==> flow/design.v <==
`timescale 1ns/10ps
module DW02_tree #(
    parameter num_inputs  = 8,
    parameter input_width = 8
) (
    input  wire [num_inputs*input_width-1:0] INPUT,
    output wire [input_width-1:0]            OUT0,
    output wire [input_width-1:0]            OUT1
);
integer i;
reg [input_width-1:0] sum;
always @(*) begin
    sum = {input_width{1'b0}};
    for (i = 0; i < num_inputs; i = i + 1)
        sum = sum + INPUT[i*input_width +: input_width];
end
assign OUT0 = sum;
assign OUT1 = {input_width{1'b0}};
endmodule
`timescale 1ns/10ps
module booth(
    input      [2:0] code,
    input      [8:0] src_data,
    output reg [9:0] out_data,  
    output reg       out_inv    
);
always @( * ) begin
    case( code )
        3'b000,
        3'b111:
        begin
            out_data = 10'h200;
            out_inv = 1'b0;
        end
        3'b001,
        3'b010:
        begin
            out_data = {~src_data[8], src_data};
            out_inv = 1'b0;
        end
        3'b101,
        3'b110:
        begin
            out_data = {src_data[8], ~src_data};
            out_inv = 1'b1;
        end
        3'b011:
        begin
            out_data = {~src_data[8], src_data[7:0], 1'b0};
            out_inv = 1'b0;
        end
        3'b100:
        begin
            out_data = {src_data[8], ~src_data[7:0], 1'b1};
            out_inv = 1'b1;
        end
        default:
        begin
            out_data = 10'h200;
            out_inv = 1'b0;
        end
    endcase
end
endmodule
`timescale 1ns/10ps
module mul_int8(
    input  wire [8:0]   rs1,
    input  wire [7:0]   rs2,
    output wire [16:0]  mul
);
wire [8:0] code;
wire [2:0] code_0;
wire [2:0] code_1;
wire [2:0] code_2;
wire [2:0] code_3;
wire [9:0] sel_data_0;
wire [9:0] sel_data_1;
wire [9:0] sel_data_2;
wire [9:0] sel_data_3;
wire sel_inv_0;
wire sel_inv_1;
wire sel_inv_2;
wire sel_inv_3;
assign code = {rs2[7:0], 1'b0};
assign code_0 = code[2:0];
assign code_1 = code[4:2];
assign code_2 = code[6:4];
assign code_3 = code[8:6];
booth u_booth_0 (
    .code      (code_0[2:0])
    ,.src_data (rs1[8:0])
    ,.out_data (sel_data_0)
    ,.out_inv  (sel_inv_0)
);
booth u_booth_1 (
    .code      (code_1[2:0])
    ,.src_data (rs1[8:0])
    ,.out_data (sel_data_1)
    ,.out_inv  (sel_inv_1)
);
booth u_booth_2 (
    .code      (code_2[2:0])
    ,.src_data (rs1[8:0])
    ,.out_data (sel_data_2)
    ,.out_inv  (sel_inv_2)
);
booth u_booth_3 (
    .code      (code_3[2:0])
    ,.src_data (rs1[8:0])
    ,.out_data (sel_data_3)
    ,.out_inv  (sel_inv_3)
);
reg     [16:0] ppre_0;
reg     [16:0] ppre_1;
reg     [16:0] ppre_2;
reg     [16:0] ppre_3;
reg     [16:0] ppre_4;
always @( * ) begin
    ppre_0 = {7'b0, sel_data_0};
    ppre_1 = {5'b0, sel_data_1, 1'b0, sel_inv_0};
    ppre_2 = {3'b0, sel_data_2, 1'b0, sel_inv_1, 2'b0};
    ppre_3 = {1'b0, sel_data_3, 1'b0, sel_inv_2, 4'b0};
    ppre_4 = {10'b0, sel_inv_3 , 6'b0 }; 
end
wire [84:0] pp_in;
assign pp_in = {ppre_4, ppre_3, ppre_2, ppre_1, ppre_0};
wire [16:0] pp_out_0;
wire [16:0] pp_out_1;
DW02_tree #(5, 17) u_tree_l0n0 (
   .INPUT    (pp_in[84:0])
  ,.OUT0     (pp_out_0[16:0])
  ,.OUT1     (pp_out_1[16:0])
);
assign mul = pp_out_0 + pp_out_1;
endmodule
`timescale 1ns/10ps
module mul(
    input  wire        clk,
    input  wire        rst,
    input  wire [63:0] lm,
    input  wire [63:0] rm,
    input  wire [1:0]  Data_type,
    output reg  [19:0] mul_out
);
wire is_8;
wire is_exp4;
wire is_ternary;
assign is_8 = Data_type==2'b11 || Data_type==2'b00; 
assign lm_is_int8 = Data_type==2'b11;
assign is_exp4 = Data_type==2'b10;
assign is_ternary = Data_type==2'b01;
wire [8:0] lms_0;
wire [8:0] lms_1;
wire [8:0] lms_2;
wire [8:0] lms_3;
wire [8:0] lms_4;
wire [8:0] lms_5;
wire [8:0] lms_6;
wire [8:0] lms_7;
wire [7:0] rm8_0;
wire [7:0] rm8_1;
wire [7:0] rm8_2;
wire [7:0] rm8_3;
wire [7:0] rm8_4;
wire [7:0] rm8_5;
wire [7:0] rm8_6;
wire [7:0] rm8_7;
wire [16:0] mul_int8_0;
wire [16:0] mul_int8_1;
wire [16:0] mul_int8_2;
wire [16:0] mul_int8_3;
wire [16:0] mul_int8_4;
wire [16:0] mul_int8_5;
wire [16:0] mul_int8_6;
wire [16:0] mul_int8_7;
assign lms_0 = !is_8 ? 9'd0 : lm_is_int8 ? {lm[7 ],lm[7 :0 ]} : {1'b0,lm[7 :0 ]};
assign lms_1 = !is_8 ? 9'd0 : lm_is_int8 ? {lm[15],lm[15:8 ]} : {1'b0,lm[15:8 ]};
assign lms_2 = !is_8 ? 9'd0 : lm_is_int8 ? {lm[23],lm[23:16]} : {1'b0,lm[23:16]};
assign lms_3 = !is_8 ? 9'd0 : lm_is_int8 ? {lm[31],lm[31:24]} : {1'b0,lm[31:24]};
assign lms_4 = !is_8 ? 9'd0 : lm_is_int8 ? {lm[39],lm[39:32]} : {1'b0,lm[39:32]};
assign lms_5 = !is_8 ? 9'd0 : lm_is_int8 ? {lm[47],lm[47:40]} : {1'b0,lm[47:40]};
assign lms_6 = !is_8 ? 9'd0 : lm_is_int8 ? {lm[55],lm[55:48]} : {1'b0,lm[55:48]};
assign lms_7 = !is_8 ? 9'd0 : lm_is_int8 ? {lm[63],lm[63:56]} : {1'b0,lm[63:56]};
assign {rm8_7,rm8_6,rm8_5,rm8_4,rm8_3,rm8_2,rm8_1,rm8_0} = rm;
mul_int8     u_mul_int8_0(
     .rs1   (lms_0     )
    ,.rs2   (rm8_0     )
    ,.mul   (mul_int8_0)
);
mul_int8     u_mul_int8_1(
     .rs1   (lms_1     )
    ,.rs2   (rm8_1     )
    ,.mul   (mul_int8_1)
);
mul_int8     u_mul_int8_2(
     .rs1   (lms_2     )
    ,.rs2   (rm8_2     )
    ,.mul   (mul_int8_2)
);
mul_int8     u_mul_int8_3(
     .rs1   (lms_3     )
    ,.rs2   (rm8_3     )
    ,.mul   (mul_int8_3)
);
mul_int8     u_mul_int8_4(
     .rs1   (lms_4     )
    ,.rs2   (rm8_4     )
    ,.mul   (mul_int8_4)
);
mul_int8     u_mul_int8_5(
     .rs1   (lms_5     )
    ,.rs2   (rm8_5     )
    ,.mul   (mul_int8_5)
);
mul_int8     u_mul_int8_6(
     .rs1   (lms_6     )
    ,.rs2   (rm8_6     )
    ,.mul   (mul_int8_6)
);
mul_int8     u_mul_int8_7(
     .rs1   (lms_7     )
    ,.rs2   (rm8_7     )
    ,.mul   (mul_int8_7)
);
function [13:0] exp4mul;
    input [3:0] a;
    input [3:0] b;
    reg [3:0] exp;
    reg zero_f;
    reg sign;
    reg [12:0] exp_decode;
    begin
        zero_f = (~|a[2:0]) | (~|b[2:0]);
        sign = a[3]^b[3];
        exp = zero_f ? 4'b0000 : a[2:0] + b[2:0] - 2'b10;
        exp_decode = 13'd1 << exp;
        exp4mul = zero_f ? 14'h2000 :
            sign ? {1'b0,~exp_decode+1'b1} :
            {1'b1, exp_decode};  
    end
endfunction
wire [13:0] mul_exp4_0;
wire [13:0] mul_exp4_1;
wire [13:0] mul_exp4_2;
wire [13:0] mul_exp4_3;
wire [13:0] mul_exp4_4;
wire [13:0] mul_exp4_5;
wire [13:0] mul_exp4_6;
wire [13:0] mul_exp4_7;
wire [13:0] mul_exp4_8;
wire [13:0] mul_exp4_9;
wire [13:0] mul_exp4_10;
wire [13:0] mul_exp4_11;
wire [13:0] mul_exp4_12;
wire [13:0] mul_exp4_13;
wire [13:0] mul_exp4_14;
wire [13:0] mul_exp4_15;
assign mul_exp4_0  = is_exp4 ? exp4mul(lm[ 3:0 ], rm[ 3:0 ]) : 14'd0;
assign mul_exp4_1  = is_exp4 ? exp4mul(lm[ 7:4 ], rm[ 7:4 ]) : 14'd0;
assign mul_exp4_2  = is_exp4 ? exp4mul(lm[11:8 ], rm[11:8 ]) : 14'd0;
assign mul_exp4_3  = is_exp4 ? exp4mul(lm[15:12], rm[15:12]) : 14'd0;
assign mul_exp4_4  = is_exp4 ? exp4mul(lm[19:16], rm[19:16]) : 14'd0;
assign mul_exp4_5  = is_exp4 ? exp4mul(lm[23:20], rm[23:20]) : 14'd0;
assign mul_exp4_6  = is_exp4 ? exp4mul(lm[27:24], rm[27:24]) : 14'd0;
assign mul_exp4_7  = is_exp4 ? exp4mul(lm[31:28], rm[31:28]) : 14'd0;
assign mul_exp4_8  = is_exp4 ? exp4mul(lm[35:32], rm[35:32]) : 14'd0;
assign mul_exp4_9  = is_exp4 ? exp4mul(lm[39:36], rm[39:36]) : 14'd0;
assign mul_exp4_10 = is_exp4 ? exp4mul(lm[43:40], rm[43:40]) : 14'd0;
assign mul_exp4_11 = is_exp4 ? exp4mul(lm[47:44], rm[47:44]) : 14'd0;
assign mul_exp4_12 = is_exp4 ? exp4mul(lm[51:48], rm[51:48]) : 14'd0;
assign mul_exp4_13 = is_exp4 ? exp4mul(lm[55:52], rm[55:52]) : 14'd0;
assign mul_exp4_14 = is_exp4 ? exp4mul(lm[59:56], rm[59:56]) : 14'd0;
assign mul_exp4_15 = is_exp4 ? exp4mul(lm[63:60], rm[63:60]) : 14'd0;
wire [14:0] mul_exp4_l0;
wire [14:0] mul_exp4_l1;
wire [14:0] mul_exp4_l2;
wire [14:0] mul_exp4_l3;
wire [14:0] mul_exp4_l4;
wire [14:0] mul_exp4_l5;
wire [14:0] mul_exp4_l6;
wire [14:0] mul_exp4_l7;
assign mul_exp4_l0 = mul_exp4_0 + mul_exp4_1;
assign mul_exp4_l1 = mul_exp4_2 + mul_exp4_3;
assign mul_exp4_l2 = mul_exp4_4 + mul_exp4_5;
assign mul_exp4_l3 = mul_exp4_6 + mul_exp4_7;
assign mul_exp4_l4 = mul_exp4_8 + mul_exp4_9;
assign mul_exp4_l5 = mul_exp4_10 + mul_exp4_11;
assign mul_exp4_l6 = mul_exp4_12 + mul_exp4_13;
assign mul_exp4_l7 = mul_exp4_14 + mul_exp4_15;
function [1:0] ternary2mul;
    input [1:0] a;
    input [1:0] b;
    begin
        ternary2mul = ((~|a) | (~|b)) ? 2'b10 : {a[1]~^b[1],1'b1}; 
    end
endfunction
wire [1:0] mul_ter2_0;
wire [1:0] mul_ter2_1;
wire [1:0] mul_ter2_2;
wire [1:0] mul_ter2_3;
wire [1:0] mul_ter2_4;
wire [1:0] mul_ter2_5;
wire [1:0] mul_ter2_6;
wire [1:0] mul_ter2_7;
wire [1:0] mul_ter2_8;
wire [1:0] mul_ter2_9;
wire [1:0] mul_ter2_10;
wire [1:0] mul_ter2_11;
wire [1:0] mul_ter2_12;
wire [1:0] mul_ter2_13;
wire [1:0] mul_ter2_14;
wire [1:0] mul_ter2_15;
wire [1:0] mul_ter2_16;
wire [1:0] mul_ter2_17;
wire [1:0] mul_ter2_18;
wire [1:0] mul_ter2_19;
wire [1:0] mul_ter2_20;
wire [1:0] mul_ter2_21;
wire [1:0] mul_ter2_22;
wire [1:0] mul_ter2_23;
wire [1:0] mul_ter2_24;
wire [1:0] mul_ter2_25;
wire [1:0] mul_ter2_26;
wire [1:0] mul_ter2_27;
wire [1:0] mul_ter2_28;
wire [1:0] mul_ter2_29;
wire [1:0] mul_ter2_30;
wire [1:0] mul_ter2_31;
assign mul_ter2_0  = is_ternary ? ternary2mul(lm[ 1:0 ],rm[ 1:0 ]) : 2'b00;
assign mul_ter2_1  = is_ternary ? ternary2mul(lm[ 3:2 ],rm[ 3:2 ]) : 2'b00;
assign mul_ter2_2  = is_ternary ? ternary2mul(lm[ 5:4 ],rm[ 5:4 ]) : 2'b00;
assign mul_ter2_3  = is_ternary ? ternary2mul(lm[ 7:6 ],rm[ 7:6 ]) : 2'b00;
assign mul_ter2_4  = is_ternary ? ternary2mul(lm[ 9:8 ],rm[ 9:8 ]) : 2'b00;
assign mul_ter2_5  = is_ternary ? ternary2mul(lm[11:10],rm[11:10]) : 2'b00;
assign mul_ter2_6  = is_ternary ? ternary2mul(lm[13:12],rm[13:12]) : 2'b00;
assign mul_ter2_7  = is_ternary ? ternary2mul(lm[15:14],rm[15:14]) : 2'b00;
assign mul_ter2_8  = is_ternary ? ternary2mul(lm[17:16],rm[17:16]) : 2'b00;
assign mul_ter2_9  = is_ternary ? ternary2mul(lm[19:18],rm[19:18]) : 2'b00;
assign mul_ter2_10 = is_ternary ? ternary2mul(lm[21:20],rm[21:20]) : 2'b00;
assign mul_ter2_11 = is_ternary ? ternary2mul(lm[23:22],rm[23:22]) : 2'b00;
assign mul_ter2_12 = is_ternary ? ternary2mul(lm[25:24],rm[25:24]) : 2'b00;
assign mul_ter2_13 = is_ternary ? ternary2mul(lm[27:26],rm[27:26]) : 2'b00;
assign mul_ter2_14 = is_ternary ? ternary2mul(lm[29:28],rm[29:28]) : 2'b00;
assign mul_ter2_15 = is_ternary ? ternary2mul(lm[31:30],rm[31:30]) : 2'b00;
assign mul_ter2_16 = is_ternary ? ternary2mul(lm[33:32],rm[33:32]) : 2'b00;
assign mul_ter2_17 = is_ternary ? ternary2mul(lm[35:34],rm[35:34]) : 2'b00;
assign mul_ter2_18 = is_ternary ? ternary2mul(lm[37:36],rm[37:36]) : 2'b00;
assign mul_ter2_19 = is_ternary ? ternary2mul(lm[39:38],rm[39:38]) : 2'b00;
assign mul_ter2_20 = is_ternary ? ternary2mul(lm[41:40],rm[41:40]) : 2'b00;
assign mul_ter2_21 = is_ternary ? ternary2mul(lm[43:42],rm[43:42]) : 2'b00;
assign mul_ter2_22 = is_ternary ? ternary2mul(lm[45:44],rm[45:44]) : 2'b00;
assign mul_ter2_23 = is_ternary ? ternary2mul(lm[47:46],rm[47:46]) : 2'b00;
assign mul_ter2_24 = is_ternary ? ternary2mul(lm[49:48],rm[49:48]) : 2'b00;
assign mul_ter2_25 = is_ternary ? ternary2mul(lm[51:50],rm[51:50]) : 2'b00;
assign mul_ter2_26 = is_ternary ? ternary2mul(lm[53:52],rm[53:52]) : 2'b00;
assign mul_ter2_27 = is_ternary ? ternary2mul(lm[55:54],rm[55:54]) : 2'b00;
assign mul_ter2_28 = is_ternary ? ternary2mul(lm[57:56],rm[57:56]) : 2'b00;
assign mul_ter2_29 = is_ternary ? ternary2mul(lm[59:58],rm[59:58]) : 2'b00;
assign mul_ter2_30 = is_ternary ? ternary2mul(lm[61:60],rm[61:60]) : 2'b00;
assign mul_ter2_31 = is_ternary ? ternary2mul(lm[63:62],rm[63:62]) : 2'b00;
wire [39:0] pp_ter2_in_3;
wire [39:0] pp_ter2_in_2;
wire [39:0] pp_ter2_in_1;
wire [39:0] pp_ter2_in_0;
wire [4:0] pp_ter2_out_0;
wire [4:0] pp_ter2_out_1;
wire [4:0] pp_ter2_out_2;
wire [4:0] pp_ter2_out_3;
wire [4:0] pp_ter2_out_4;
wire [4:0] pp_ter2_out_5;
wire [4:0] pp_ter2_out_6;
wire [4:0] pp_ter2_out_7;
assign pp_ter2_in_3 = {3'b000,mul_ter2_31, 3'b000,mul_ter2_30, 3'b000,mul_ter2_29, 3'b000,mul_ter2_28,
                       3'b000,mul_ter2_27, 3'b000,mul_ter2_26, 3'b000,mul_ter2_25, 3'b000,mul_ter2_24};
assign pp_ter2_in_2 = {3'b000,mul_ter2_23, 3'b000,mul_ter2_22, 3'b000,mul_ter2_21, 3'b000,mul_ter2_20,
                       3'b000,mul_ter2_19, 3'b000,mul_ter2_18, 3'b000,mul_ter2_17, 3'b000,mul_ter2_16};
assign pp_ter2_in_1 = {3'b000,mul_ter2_15, 3'b000,mul_ter2_14, 3'b000,mul_ter2_13, 3'b000,mul_ter2_12,
                       3'b000,mul_ter2_11, 3'b000,mul_ter2_10, 3'b000,mul_ter2_9,  3'b000,mul_ter2_8};
assign pp_ter2_in_0 = {3'b000,mul_ter2_7,  3'b000,mul_ter2_6,  3'b000,mul_ter2_5,  3'b000,mul_ter2_4,
                       3'b000,mul_ter2_3,  3'b000,mul_ter2_2,  3'b000,mul_ter2_1,  3'b000,mul_ter2_0};
DW02_tree #(8, 5) u_tree_ter0 (
   .INPUT    (pp_ter2_in_0[39:0])
  ,.OUT0     (pp_ter2_out_0[4:0])
  ,.OUT1     (pp_ter2_out_1[4:0])
);
DW02_tree #(8, 5) u_tree_ter1 (
   .INPUT    (pp_ter2_in_1[39:0])
  ,.OUT0     (pp_ter2_out_2[4:0])
  ,.OUT1     (pp_ter2_out_3[4:0])
);
DW02_tree #(8, 5) u_tree_ter2 (
   .INPUT    (pp_ter2_in_2[39:0])
  ,.OUT0     (pp_ter2_out_4[4:0])
  ,.OUT1     (pp_ter2_out_5[4:0])
);
DW02_tree #(8, 5) u_tree_ter3 (
   .INPUT    (pp_ter2_in_3[39:0])
  ,.OUT0     (pp_ter2_out_6[4:0])
  ,.OUT1     (pp_ter2_out_7[4:0])
);
reg [16:0] pp_reg[0:7];
wire [16:0] pp_reg_w[0:7];
assign pp_reg_w[0] = is_8 ? mul_int8_0[16:0] : is_exp4 ? {2'b00, mul_exp4_l0} : {{12{1'b0}}, pp_ter2_out_0};
assign pp_reg_w[1] = is_8 ? mul_int8_1[16:0] : is_exp4 ? {2'b00, mul_exp4_l1} : {{12{1'b0}}, pp_ter2_out_1};
assign pp_reg_w[2] = is_8 ? mul_int8_2[16:0] : is_exp4 ? {2'b00, mul_exp4_l2} : {{12{1'b0}}, pp_ter2_out_2};
assign pp_reg_w[3] = is_8 ? mul_int8_3[16:0] : is_exp4 ? {2'b00, mul_exp4_l3} : {{12{1'b0}}, pp_ter2_out_3};
assign pp_reg_w[4] = is_8 ? mul_int8_4[16:0] : is_exp4 ? {2'b00, mul_exp4_l4} : {{12{1'b0}}, pp_ter2_out_4};
assign pp_reg_w[5] = is_8 ? mul_int8_5[16:0] : is_exp4 ? {2'b00, mul_exp4_l5} : {{12{1'b0}}, pp_ter2_out_5};
assign pp_reg_w[6] = is_8 ? mul_int8_6[16:0] : is_exp4 ? {2'b00, mul_exp4_l6} : {{12{1'b0}}, pp_ter2_out_6};
assign pp_reg_w[7] = is_8 ? mul_int8_7[16:0] : is_exp4 ? {2'b00, mul_exp4_l7} : {{12{1'b0}}, pp_ter2_out_7};
always @(posedge clk) begin
    if(rst) begin
        pp_reg[0] <= #1 {17{1'b0}};
        pp_reg[1] <= #1 {17{1'b0}};
        pp_reg[2] <= #1 {17{1'b0}};
        pp_reg[3] <= #1 {17{1'b0}};
        pp_reg[4] <= #1 {17{1'b0}};
        pp_reg[5] <= #1 {17{1'b0}};
        pp_reg[6] <= #1 {17{1'b0}};
        pp_reg[7] <= #1 {17{1'b0}};
    end else begin
        pp_reg[0] <= #1 pp_reg_w[0];
        pp_reg[1] <= #1 pp_reg_w[1];
        pp_reg[2] <= #1 pp_reg_w[2];
        pp_reg[3] <= #1 pp_reg_w[3];
        pp_reg[4] <= #1 pp_reg_w[4];
        pp_reg[5] <= #1 pp_reg_w[5];
        pp_reg[6] <= #1 pp_reg_w[6];
        pp_reg[7] <= #1 pp_reg_w[7];
    end
end
wire [19:0] res_sub;
assign res_sub = is_8 ? 20'hAB000 :   
                 is_exp4 ? 20'hE0000 :   
                 20'hFFFC0;              
wire [179:0] mul_src;
assign mul_src = {3'b000,pp_reg[7], 3'b000,pp_reg[6], 3'b000,pp_reg[5], 3'b000,pp_reg[4],
                  3'b000,pp_reg[3], 3'b000,pp_reg[2], 3'b000,pp_reg[1], 3'b000,pp_reg[0],
                  res_sub[19:0] };
wire [19:0] mul_out0,mul_out1;
DW02_tree #(9, 20) u_tree_mul (
   .INPUT    (mul_src[179:0])
  ,.OUT0     (mul_out0[19:0])
  ,.OUT1     (mul_out1[19:0])
);
wire [19:0] mul_out_w;
assign mul_out_w = mul_out0 + mul_out1;
always @(posedge clk) begin
    if(rst)
        mul_out <= #1 {20{1'b0}};
    else
        mul_out <= #1 mul_out_w;
end
endmodule
### Reports on mul

Tool output for the design above before and after an edit, in the order of the flow.
"unedited" refers to lines of the RTL above, "edited" to lines of the edited file.
"difference": "edited" minus "unedited" as printed here. "rel. change": 100 x difference / "unedited".
Not given: -

* top module: mul
* clock: clk
* standard-cell library: sky130hd
* library corner: tt_025C_1v80

### The edit

The edit as a unified diff against the file above.
A script made this edit. It changes what the design does and was not meant as an optimisation.

```diff
@@ -13,5 +13,5 @@
     sum = {input_width{1'b0}};
     for (i = 0; i < num_inputs; i = i + 1)
-        sum = sum + INPUT[i*input_width +: input_width];
+        sum = sum ^ INPUT[i*input_width +: input_width];
 end
 assign OUT0 = sum;
```

### Word level

Source: Yosys, flattened and elaborated. Widths are those after wreduce; folded enables and synchronous resets count as part of the registers. Registers that Yosys merges into a memory's read port (data or address) are not register bits. Print and check cells do not count. Equal cells are merged and count once.

Word-level totals
* output and inout bits: unedited 20, edited 20, difference 0, rel. change 0.00%
* bits in registers: unedited 156, edited 156, difference 0, rel. change 0.00%

Cells by class
* reductions and logical operators: unedited 362, edited 362, difference 0, rel. change 0.00%
* shifts and indexed selects: unedited 16, edited 16, difference 0, rel. change 0.00%
* bitwise operators: unedited 136, edited 204, difference +68, rel. change +50.00%
* mux-type cells: unedited 226, edited 226, difference 0, rel. change 0.00%
* $add $sub $neg: unedited 124, edited 56, difference -68, rel. change -54.84%
* equality and inequality tests: unedited 195, edited 195, difference 0, rel. change 0.00%

Operators by type and width
* adder 5 x 2 -> 5 bit: unedited 24, edited 0, difference -24, rel. change -100.00%
* XOR 5 x 2 -> 5 bit: unedited 0, edited 24, difference +24
* adder 10 x 12 -> 13 bit: unedited 8, edited 0, difference -8, rel. change -100.00%
* adder 13 x 14 -> 15 bit: unedited 8, edited 0, difference -8, rel. change -100.00%
* adder 15 x 16 -> 17 bit: unedited 8, edited 0, difference -8, rel. change -100.00%
* adder 17 x 7 -> 17 bit: unedited 8, edited 0, difference -8, rel. change -100.00%
* adder 20 x 17 -> 20 bit: unedited 8, edited 0, difference -8, rel. change -100.00%
* XOR 10 x 12 -> 12 bit: unedited 0, edited 8, difference +8
* XOR 12 x 14 -> 14 bit: unedited 0, edited 8, difference +8
* XOR 14 x 16 -> 16 bit: unedited 0, edited 8, difference +8
* XOR 16 x 7 -> 16 bit: unedited 0, edited 8, difference +8
* XOR 20 x 17 -> 20 bit: unedited 0, edited 8, difference +8
* adder 2 x 2 -> 3 bit: unedited 4, edited 0, difference -4, rel. change -100.00%
* XOR 2 bit: unedited 0, edited 4, difference +4
* OR reduction 2 bit: unedited 152, edited 152, difference 0, rel. change 0.00%
* equality test 3 bit (second input constant): unedited 96, edited 96, difference 0, rel. change 0.00%
* logical NOT 1 bit: unedited 96, edited 96, difference 0, rel. change 0.00%
* 2-to-1 mux 2 bit: unedited 64, edited 64, difference 0, rel. change 0.00%
* OR reduction 3 bit: unedited 56, edited 56, difference 0, rel. change 0.00%
* equality test 3 x 2 -> 1 bit (second input constant): unedited 48, edited 48, difference 0, rel. change 0.00%
* 2-to-1 mux 14 bit: unedited 48, edited 48, difference 0, rel. change 0.00%
* bitwise OR 1 bit: unedited 48, edited 48, difference 0, rel. change 0.00%
* logical NOT 3 bit: unedited 32, edited 32, difference 0, rel. change 0.00%
* case mux 1 bit (select 2 bit): unedited 32, edited 32, difference 0, rel. change 0.00%
* XNOR 1 bit: unedited 32, edited 32, difference 0, rel. change 0.00%
* equality test 3 x 1 -> 1 bit (second input constant): unedited 24, edited 24, difference 0, rel. change 0.00%
* case mux 10 bit (select 5 bit): unedited 24, edited 24, difference 0, rel. change 0.00%
* OR reduction 5 bit: unedited 24, edited 24, difference 0, rel. change 0.00%

The list need not be complete.

### Depth

Yosys ltp: most cells in a row. Word level: on the elaborated netlist, between registers, memories and ports. Mapped: between sequential cells and ports; inverters and the memories' decode and read muxes count.

Depth
* depth after elaboration: unedited 14, edited 14, difference 0, rel. change 0.00%
* ABC_AREA: unedited 0, edited 0
* mapped depth: unedited 27, edited 27, difference 0, rel. change 0.00%
* mapped depth without buffers: unedited 24, edited 25, difference +1, rel. change +4.17%

### Netlist

Yosys stat after the flow's synthesis: flattened, memories mapped to cells. It holds for the ABC_AREA given above (unset counts as 0); a run with the other value may have another netlist.

Cell types
* sky130_fd_sc_hd__ha_1: unedited 540, edited 196, difference -344, rel. change -63.70%
* sky130_fd_sc_hd__inv_1: unedited 466, edited 149, difference -317, rel. change -68.03%
* sky130_fd_sc_hd__fa_1: unedited 300, edited 24, difference -276, rel. change -92.00%
* sky130_fd_sc_hd__xnor2_1: unedited 179, edited 382, difference +203, rel. change +113.41%
* sky130_fd_sc_hd__a21oi_1: unedited 601, edited 406, difference -195, rel. change -32.45%
* sky130_fd_sc_hd__clkbuf_1: unedited 403, edited 219, difference -184, rel. change -45.66%
* sky130_fd_sc_hd__nor2_1: unedited 584, edited 430, difference -154, rel. change -26.37%
* sky130_fd_sc_hd__o21ai_0: unedited 538, edited 397, difference -141, rel. change -26.21%
* sky130_fd_sc_hd__nand2_1: unedited 489, edited 352, difference -137, rel. change -28.02%
* sky130_fd_sc_hd__buf_2: unedited 8, edited 145, difference +137, rel. change +1712.50%
* sky130_fd_sc_hd__mux2i_1: unedited 268, edited 164, difference -104, rel. change -38.81%
* sky130_fd_sc_hd__a21o_1: unedited 130, edited 36, difference -94, rel. change -72.31%
* sky130_fd_sc_hd__a22oi_1: unedited 59, edited 124, difference +65, rel. change +110.17%
* sky130_fd_sc_hd__a22o_1: unedited 68, edited 9, difference -59, rel. change -86.76%
* sky130_fd_sc_hd__xor2_1: unedited 154, edited 209, difference +55, rel. change +35.71%
* sky130_fd_sc_hd__o22ai_1: unedited 112, edited 166, difference +54, rel. change +48.21%
* sky130_fd_sc_hd__buf_1: unedited 83, edited 41, difference -42, rel. change -50.60%
* sky130_fd_sc_hd__nor3_1: unedited 133, edited 93, difference -40, rel. change -30.08%

The list need not be complete.

Synthesis totals
* flip-flop cells: unedited 156, edited 147, difference -9, rel. change -5.77%
* cells in the netlist: unedited 6310, edited 4728, difference -1582, rel. change -25.07%
* cell area after synthesis (um^2): unedited 45620.0, edited 32347.3, difference -13272.7, rel. change -29.09%

By module: a second synthesis without flattening, with its own total; a netlist apart from the flattened one above.

Second synthesis, totals
* cell total of the unflattened synthesis: unedited 8034, edited 5784, difference -2250, rel. change -28.01%
* area total of the unflattened synthesis (um^2): unedited 62971.6, edited 46487.1, difference -16484.5, rel. change -26.18%

Each row is one instance without its submodules.

By module, unedited
* mul: cells 2814, sequential area 3123.0 um^2, area 19781.5 um^2, times used 1
* DW02_tree: cells 299, sequential area 0.0 um^2, area 2364.8 um^2, times used 8
* booth: cells 38, sequential area 0.0 um^2, area 317.8 um^2, times used 32
* mul_int8: cells 107, sequential area 0.0 um^2, area 830.8 um^2, times used 8
* DW02_tree: cells 440, sequential area 0.0 um^2, area 4302.9 um^2, times used 1
* DW02_tree: cells 79, sequential area 0.0 um^2, area 788.3 um^2, times used 4

By module, edited
* mul: cells 2835, sequential area 3123.0 um^2, area 19977.9 um^2, times used 1
* booth: cells 38, sequential area 0.0 um^2, area 317.8 um^2, times used 32
* mul_int8: cells 107, sequential area 0.0 um^2, area 830.8 um^2, times used 8
* DW02_tree: cells 69, sequential area 0.0 um^2, area 812.0 um^2, times used 8
* DW02_tree: cells 161, sequential area 0.0 um^2, area 1805.5 um^2, times used 1
* DW02_tree: cells 41, sequential area 0.0 um^2, area 347.8 um^2, times used 4

### Path before layout

Path of least setup slack by OpenSTA after synthesis, without wires, with an ideal clock, recovery checks aside; 20% of the period is set as input and as output delay. Where synthesis merged equal registers, the netlist keeps one of their names.

Path post-synthesis
* path kind: unedited input to register, edited input to register
* start point: unedited in Data_type[1], edited in lm[25]
* end point: unedited reg mul_out[19], edited reg pp_reg[3][14]
* slack (ns): unedited 0.167, edited 0.223, difference +0.056
* stages: unedited 17, edited 23, difference +6, rel. change +35.29%
* path delay (ns): unedited 5.033, edited 4.977, difference -0.056, rel. change -1.11%
* clock period (ns): unedited 6.5, edited 6.5, difference 0.0, rel. change 0.00%
* arrival (ns): unedited 6.212, edited 6.163, difference -0.049, rel. change -0.79%
* time at the first pin (ns): unedited 1.300, edited 1.300, difference 0.000, rel. change 0.00%
* required time (ns): unedited 6.379, edited 6.386, difference +0.007, rel. change +0.11%
* input delay (ns): unedited 1.300, edited 1.300, difference 0.000, rel. change 0.00%
* synthesis period reached (ns): unedited 6.333, edited 6.277, difference -0.056, rel. change -0.88%

"path delay" is the arrival time less input delay plus setup time.
"stages": output pins that drive a net of the path, with the launching flip-flop's if there is one; two outputs of one cell count as two.
"synthesis period reached" is the clock period less the worst setup slack; recovery checks do not enter. This is arithmetic on one report: input and output delays are still those of the set period (20% each).
The rows between start and end are the longest chain of elaborated cells between them; the timing report does not say that the signal goes this way. Where chains are equally long, one stands for them.
A line is the first line of the expression or statement that the cell stems from. Yosys adds cells for indexed reads and writes and turns some case tables into memories.

On the way, post-synthesis, unedited:
* path through: sky130_fd_sc_hd__inv_1 > sky130_fd_sc_hd__ha_1 > sky130_fd_sc_hd__clkbuf_1 > sky130_fd_sc_hd__clkinv_1 > sky130_fd_sc_hd__clkbuf_1 > sky130_fd_sc_hd__fa_1 > sky130_fd_sc_hd__fa_1 > sky130_fd_sc_hd__fa_1 > sky130_fd_sc_hd__fa_1 > sky130_fd_sc_hd__inv_1 > sky130_fd_sc_hd__ha_1 > sky130_fd_sc_hd__or4_4 > sky130_fd_sc_hd__o2111a_1 > sky130_fd_sc_hd__a311o_1 > sky130_fd_sc_hd__o22ai_2 > sky130_fd_sc_hd__o21ai_2 > sky130_fd_sc_hd__mux2_4
* length of the longest elaborated chain: 11
* elaborated cells on any way between the ends: 14
* classes of those cells: add/sub (8); eq/ne (2); mux (2); reduce/logical (2)

Ends and longest elaborated chain, post-synthesis, unedited
* from (decl): line 142 `input  wire [1:0]  Data_type,`
* equality test 2 bit: line 150 `assign is_exp4 = Data_type==2'b10;`
* 2-to-1 mux 17 bit: line 434 `is_exp4 ? 20'hE0000 :`
* 2-to-1 mux 19 bit: line 433 `assign res_sub = is_8 ? 20'hAB000 :`
* adder 20 x 17 -> 20 bit (8 in a row): line 15 `sum = sum + INPUT[i*input_width +: input_width];`
* to (assign): line 450 `mul_out <= #1 {20{1'b0}};`
* to (assign): line 452 `mul_out <= #1 mul_out_w;`
* to (decl): line 143 `output reg  [19:0] mul_out`

On the way, post-synthesis, edited:
* path through: sky130_fd_sc_hd__clkbuf_1 > sky130_fd_sc_hd__clkbuf_1 > sky130_fd_sc_hd__inv_1 > sky130_fd_sc_hd__ha_1 > sky130_fd_sc_hd__inv_1 > sky130_fd_sc_hd__ha_1 > sky130_fd_sc_hd__inv_1 > sky130_fd_sc_hd__fa_1 > sky130_fd_sc_hd__xor2_1 > sky130_fd_sc_hd__nand3_1 > sky130_fd_sc_hd__or3b_2 > sky130_fd_sc_hd__ha_1 > sky130_fd_sc_hd__nand2_1 > sky130_fd_sc_hd__o21a_1 > sky130_fd_sc_hd__nor2_1 > sky130_fd_sc_hd__fa_1 > sky130_fd_sc_hd__a21oi_1 > sky130_fd_sc_hd__nor2_1 > sky130_fd_sc_hd__nor4bb_1 > sky130_fd_sc_hd__o21bai_1 > sky130_fd_sc_hd__a21boi_0 > sky130_fd_sc_hd__o21ai_0 > sky130_fd_sc_hd__a21o_1
* length of the longest elaborated chain: 13
* elaborated cells on any way between the ends: 15
* classes of those cells: add/sub (4); shift (1); mux (6); logic (2); reduce/logical (2)

Ends and longest elaborated chain, post-synthesis, edited
* from (decl): line 140 `input  wire [63:0] lm,`
* OR reduction 3 bit: line 233 `zero_f = (~|a[2:0]) | (~|b[2:0]);`
* logical NOT 1 bit: line 233
* bitwise OR 1 bit: line 233
* 2-to-1 mux 4 bit: line 235 `exp = zero_f ? 4'b0000 : a[2:0] + b[2:0] - 2'b10;`
* << shifter 1 x 4 -> 13 bit: line 236 `exp_decode = 13'd1 << exp;`
* inverter 13 bit: line 238 `sign ? {1'b0,~exp_decode+1'b1} :`
* adder 13 x 1 -> 13 bit: line 238
* 2-to-1 mux 14 bit: line 238
* 2-to-1 mux 14 bit: line 237 `exp4mul = zero_f ? 14'h2000 :`
* 2-to-1 mux 14 bit: line 264 `assign mul_exp4_6  = is_exp4 ? exp4mul(lm[27:24], rm[27:24]) : 14'd0;`
* adder 14 x 14 -> 15 bit: line 285 `assign mul_exp4_l3 = mul_exp4_6 + mul_exp4_7;`
* 2-to-1 mux 15 bit: line 406 `assign pp_reg_w[3] = is_8 ? mul_int8_3[16:0] : is_exp4 ? {2'b00, mul_exp4_l3} : {{12{1'b0}}, pp_ter2_out_3};`
* 2-to-1 mux 17 bit: line 406
* to (assign): line 416 `pp_reg[3] <= #1 {17{1'b0}};`
* to (assign): line 425 `pp_reg[3] <= #1 pp_reg_w[3];`
* to (decl): line 401 `reg [16:0] pp_reg[0:7];`

### Path in the finished layout

Path of least setup slack in the final report of the runs of set A (OpenROAD, finished layout, wires in). Where an end is a register, its clock arrival counts in the times.

Path post-layout
* path kind: unedited input to register, edited input to register
* start point: unedited in Data_type[0], edited in lm[53]
* end point: unedited reg pp_reg[0][13], edited reg pp_reg[6][14]
* required time (ns): unedited 6.54, edited 6.58, difference +0.04, rel. change +0.61%
* input delay (ns): unedited 1.25, edited 1.25, difference 0.00, rel. change 0.00%
* slack (ns): unedited 0.19, edited 0.45, difference +0.26
* time at the first pin (ns): unedited 1.25, edited 1.25, difference 0.00, rel. change 0.00%
* arrival (ns): unedited 6.35, edited 6.13, difference -0.22, rel. change -3.46%
* clock period (ns): unedited 6.26, edited 6.26, difference 0.00, rel. change 0.00%
* stages: unedited 23, edited 22, difference -1, rel. change -4.35%

The rows between start and end are the longest chain of elaborated cells between them; the timing report does not say that the signal goes this way. Where chains are equally long, one stands for them.

On the way, post-layout, unedited:
* path through: sky130_fd_sc_hd__clkdlybuf4s50_1 > sky130_fd_sc_hd__inv_1 > sky130_fd_sc_hd__ha_4 > sky130_fd_sc_hd__inv_2 > sky130_fd_sc_hd__buf_12 > sky130_fd_sc_hd__buf_4 > sky130_fd_sc_hd__nand2_1 > sky130_fd_sc_hd__nor2_1 > sky130_fd_sc_hd__o21ai_0 > sky130_fd_sc_hd__a21oi_1 > sky130_fd_sc_hd__fa_1 > sky130_fd_sc_hd__inv_1 > sky130_fd_sc_hd__fa_1 > sky130_fd_sc_hd__inv_1 > sky130_fd_sc_hd__fa_1 > sky130_fd_sc_hd__ha_1 > sky130_fd_sc_hd__a21o_1 > sky130_fd_sc_hd__a21oi_1 > sky130_fd_sc_hd__buf_4 > sky130_fd_sc_hd__o21ai_0 > sky130_fd_sc_hd__o311ai_0 > sky130_fd_sc_hd__xor2_1 > sky130_fd_sc_hd__o22ai_1
* length of the longest elaborated chain: 10
* elaborated cells on any way between the ends: 22
* classes of those cells: add/sub (5); eq/ne (2); mux (10); logic (3); reduce/logical (2)

Ends and longest elaborated chain, post-layout, unedited
* from (decl): line 142 `input  wire [1:0]  Data_type,`
* equality test 2 bit: line 149 `assign lm_is_int8 = Data_type==2'b11;`
* 2-to-1 mux 9 bit (2 in a row): line 176 `assign lms_0 = !is_8 ? 9'd0 : lm_is_int8 ? {lm[7 ],lm[7 :0 ]} : {1'b0,lm[7 :0 ]};`
* inverter 9 bit: line 44 `out_data = {src_data[8], ~src_data};`
* case mux 10 bit (select 4 bit): line 28 `case( code )`
* adder 10 x 12 -> 13 bit: line 15 `sum = sum + INPUT[i*input_width +: input_width];`
* adder 13 x 14 -> 15 bit: line 15
* adder 15 x 16 -> 17 bit: line 15
* adder 17 x 7 -> 17 bit: line 15
* 2-to-1 mux 17 bit: line 403 `assign pp_reg_w[0] = is_8 ? mul_int8_0[16:0] : is_exp4 ? {2'b00, mul_exp4_l0} : {{12{1'b0}}, pp_ter2_out_0};`
* to (assign): line 413 `pp_reg[0] <= #1 {17{1'b0}};`
* to (assign): line 422 `pp_reg[0] <= #1 pp_reg_w[0];`
* to (decl): line 401 `reg [16:0] pp_reg[0:7];`

On the way, post-layout, edited:
* path through: sky130_fd_sc_hd__clkdlybuf4s50_1 > sky130_fd_sc_hd__inv_1 > sky130_fd_sc_hd__ha_1 > sky130_fd_sc_hd__inv_1 > sky130_fd_sc_hd__ha_1 > sky130_fd_sc_hd__inv_1 > sky130_fd_sc_hd__fa_1 > sky130_fd_sc_hd__nand2_1 > sky130_fd_sc_hd__or4b_4 > sky130_fd_sc_hd__ha_1 > sky130_fd_sc_hd__o41ai_1 > sky130_fd_sc_hd__nand2_1 > sky130_fd_sc_hd__o311a_1 > sky130_fd_sc_hd__a311oi_1 > sky130_fd_sc_hd__ha_1 > sky130_fd_sc_hd__a21o_1 > sky130_fd_sc_hd__a21oi_1 > sky130_fd_sc_hd__nand2_1 > sky130_fd_sc_hd__a31oi_1 > sky130_fd_sc_hd__o21ai_1 > sky130_fd_sc_hd__a2111oi_0 > sky130_fd_sc_hd__nor3_1
* length of the longest elaborated chain: 13
* elaborated cells on any way between the ends: 15
* classes of those cells: add/sub (4); shift (1); mux (6); logic (2); reduce/logical (2)

Ends and longest elaborated chain, post-layout, edited
* from (decl): line 140 `input  wire [63:0] lm,`
* OR reduction 3 bit: line 233 `zero_f = (~|a[2:0]) | (~|b[2:0]);`
* logical NOT 1 bit: line 233
* bitwise OR 1 bit: line 233
* 2-to-1 mux 4 bit: line 235 `exp = zero_f ? 4'b0000 : a[2:0] + b[2:0] - 2'b10;`
* << shifter 1 x 4 -> 13 bit: line 236 `exp_decode = 13'd1 << exp;`
* inverter 13 bit: line 238 `sign ? {1'b0,~exp_decode+1'b1} :`
* adder 13 x 1 -> 13 bit: line 238
* 2-to-1 mux 14 bit: line 238
* 2-to-1 mux 14 bit: line 237 `exp4mul = zero_f ? 14'h2000 :`
* 2-to-1 mux 14 bit: line 271 `assign mul_exp4_13 = is_exp4 ? exp4mul(lm[55:52], rm[55:52]) : 14'd0;`
* adder 14 x 14 -> 15 bit: line 288 `assign mul_exp4_l6 = mul_exp4_12 + mul_exp4_13;`
* 2-to-1 mux 15 bit: line 409 `assign pp_reg_w[6] = is_8 ? mul_int8_6[16:0] : is_exp4 ? {2'b00, mul_exp4_l6} : {{12{1'b0}}, pp_ter2_out_6};`
* 2-to-1 mux 17 bit: line 409
* to (assign): line 419 `pp_reg[6] <= #1 {17{1'b0}};`
* to (assign): line 428 `pp_reg[6] <= #1 pp_reg_w[6];`
* to (decl): line 401 `reg [16:0] pp_reg[0:7];`

### Measured runs

Both versions went through the flow (Yosys, OpenROAD) with the same settings in each pair. Constraints: input delay and output delay 20% of the set period each, output load 0.01 pF.

Flow settings, set A:
* CORE_UTILIZATION: 40
* period_ns: 6.26
* CAP_MARGIN: 20
* CORE_MARGIN: 2
* SLEW_MARGIN: 20

Final reports, set A
* lowest setup slack (ns): unedited 0.193, edited 0.455, difference +0.262
* utilization in the final report: unedited 0.474, edited 0.449, difference -0.025
* lowest hold slack (ns): unedited 0.729, edited 0.726, difference -0.003
* achieved clock period (ns): unedited 6.067, edited 5.805, difference -0.262, rel. change -4.32%
* total negative slack on setup checks (ns): unedited 0.000, edited 0.000, difference 0.000
* total power of the final layout (mW): unedited 19.331, edited 6.454, difference -12.877, rel. change -66.61%
* die area (um^2): unedited 116766.0, edited 83160.1, difference -33605.9, rel. change -28.78%
* cell area after synthesis (um^2): unedited 45620.0, edited 32347.3, difference -13272.7, rel. change -29.09%
* std-cell area (final layout) (um^2): unedited 53503.8, edited 36039.6, difference -17464.2, rel. change -32.64%

Flow settings, set B:
* CELL_PAD_IN_SITES_DETAIL_PLACEMENT: 0
* CELL_PAD_IN_SITES_GLOBAL_PLACEMENT: 2
* CORE_ASPECT_RATIO: 0.59
* CORE_UTILIZATION: 48
* CTS_CLUSTER_DIAMETER: 297
* GPL_ROUTABILITY_DRIVEN: 1
* MAX_ROUTING_LAYER: met5
* PLACE_DENSITY_LB_ADDON: 0.14
* SETUP_SLACK_MARGIN: 1.44
* SLEW_MARGIN: 30
* TNS_END_PERCENT: 15
* period_ns: 6.69
* CAP_MARGIN: 20
* CORE_MARGIN: 2

Final reports, set B
* lowest setup slack (ns): unedited 1.044, edited 1.413, difference +0.369
* utilization in the final report: unedited 0.593, edited 0.577, difference -0.016
* lowest hold slack (ns): unedited 0.696, edited 0.760, difference +0.064
* achieved clock period (ns): unedited 5.646, edited 5.277, difference -0.369, rel. change -6.54%
* total negative slack on setup checks (ns): unedited 0.000, edited 0.000, difference 0.000
* total power of the final layout (mW): unedited 17.788, edited 6.459, difference -11.329, rel. change -63.69%
* die area (um^2): unedited 97609.5, edited 69555.7, difference -28053.8, rel. change -28.74%
* cell area after synthesis (um^2): unedited 45620.0, edited 32347.3, difference -13272.7, rel. change -29.09%
* std-cell area (final layout) (um^2): unedited 55544.5, edited 38668.3, difference -16876.2, rel. change -30.38%

"achieved clock period": clock period set for the run, less the worst setup slack. It is reckoned from that one timing run; input and output delays stay at 20% of the period that was set.
"total power of the final layout" is the tool's figure for a default switching activity; nothing was simulated.
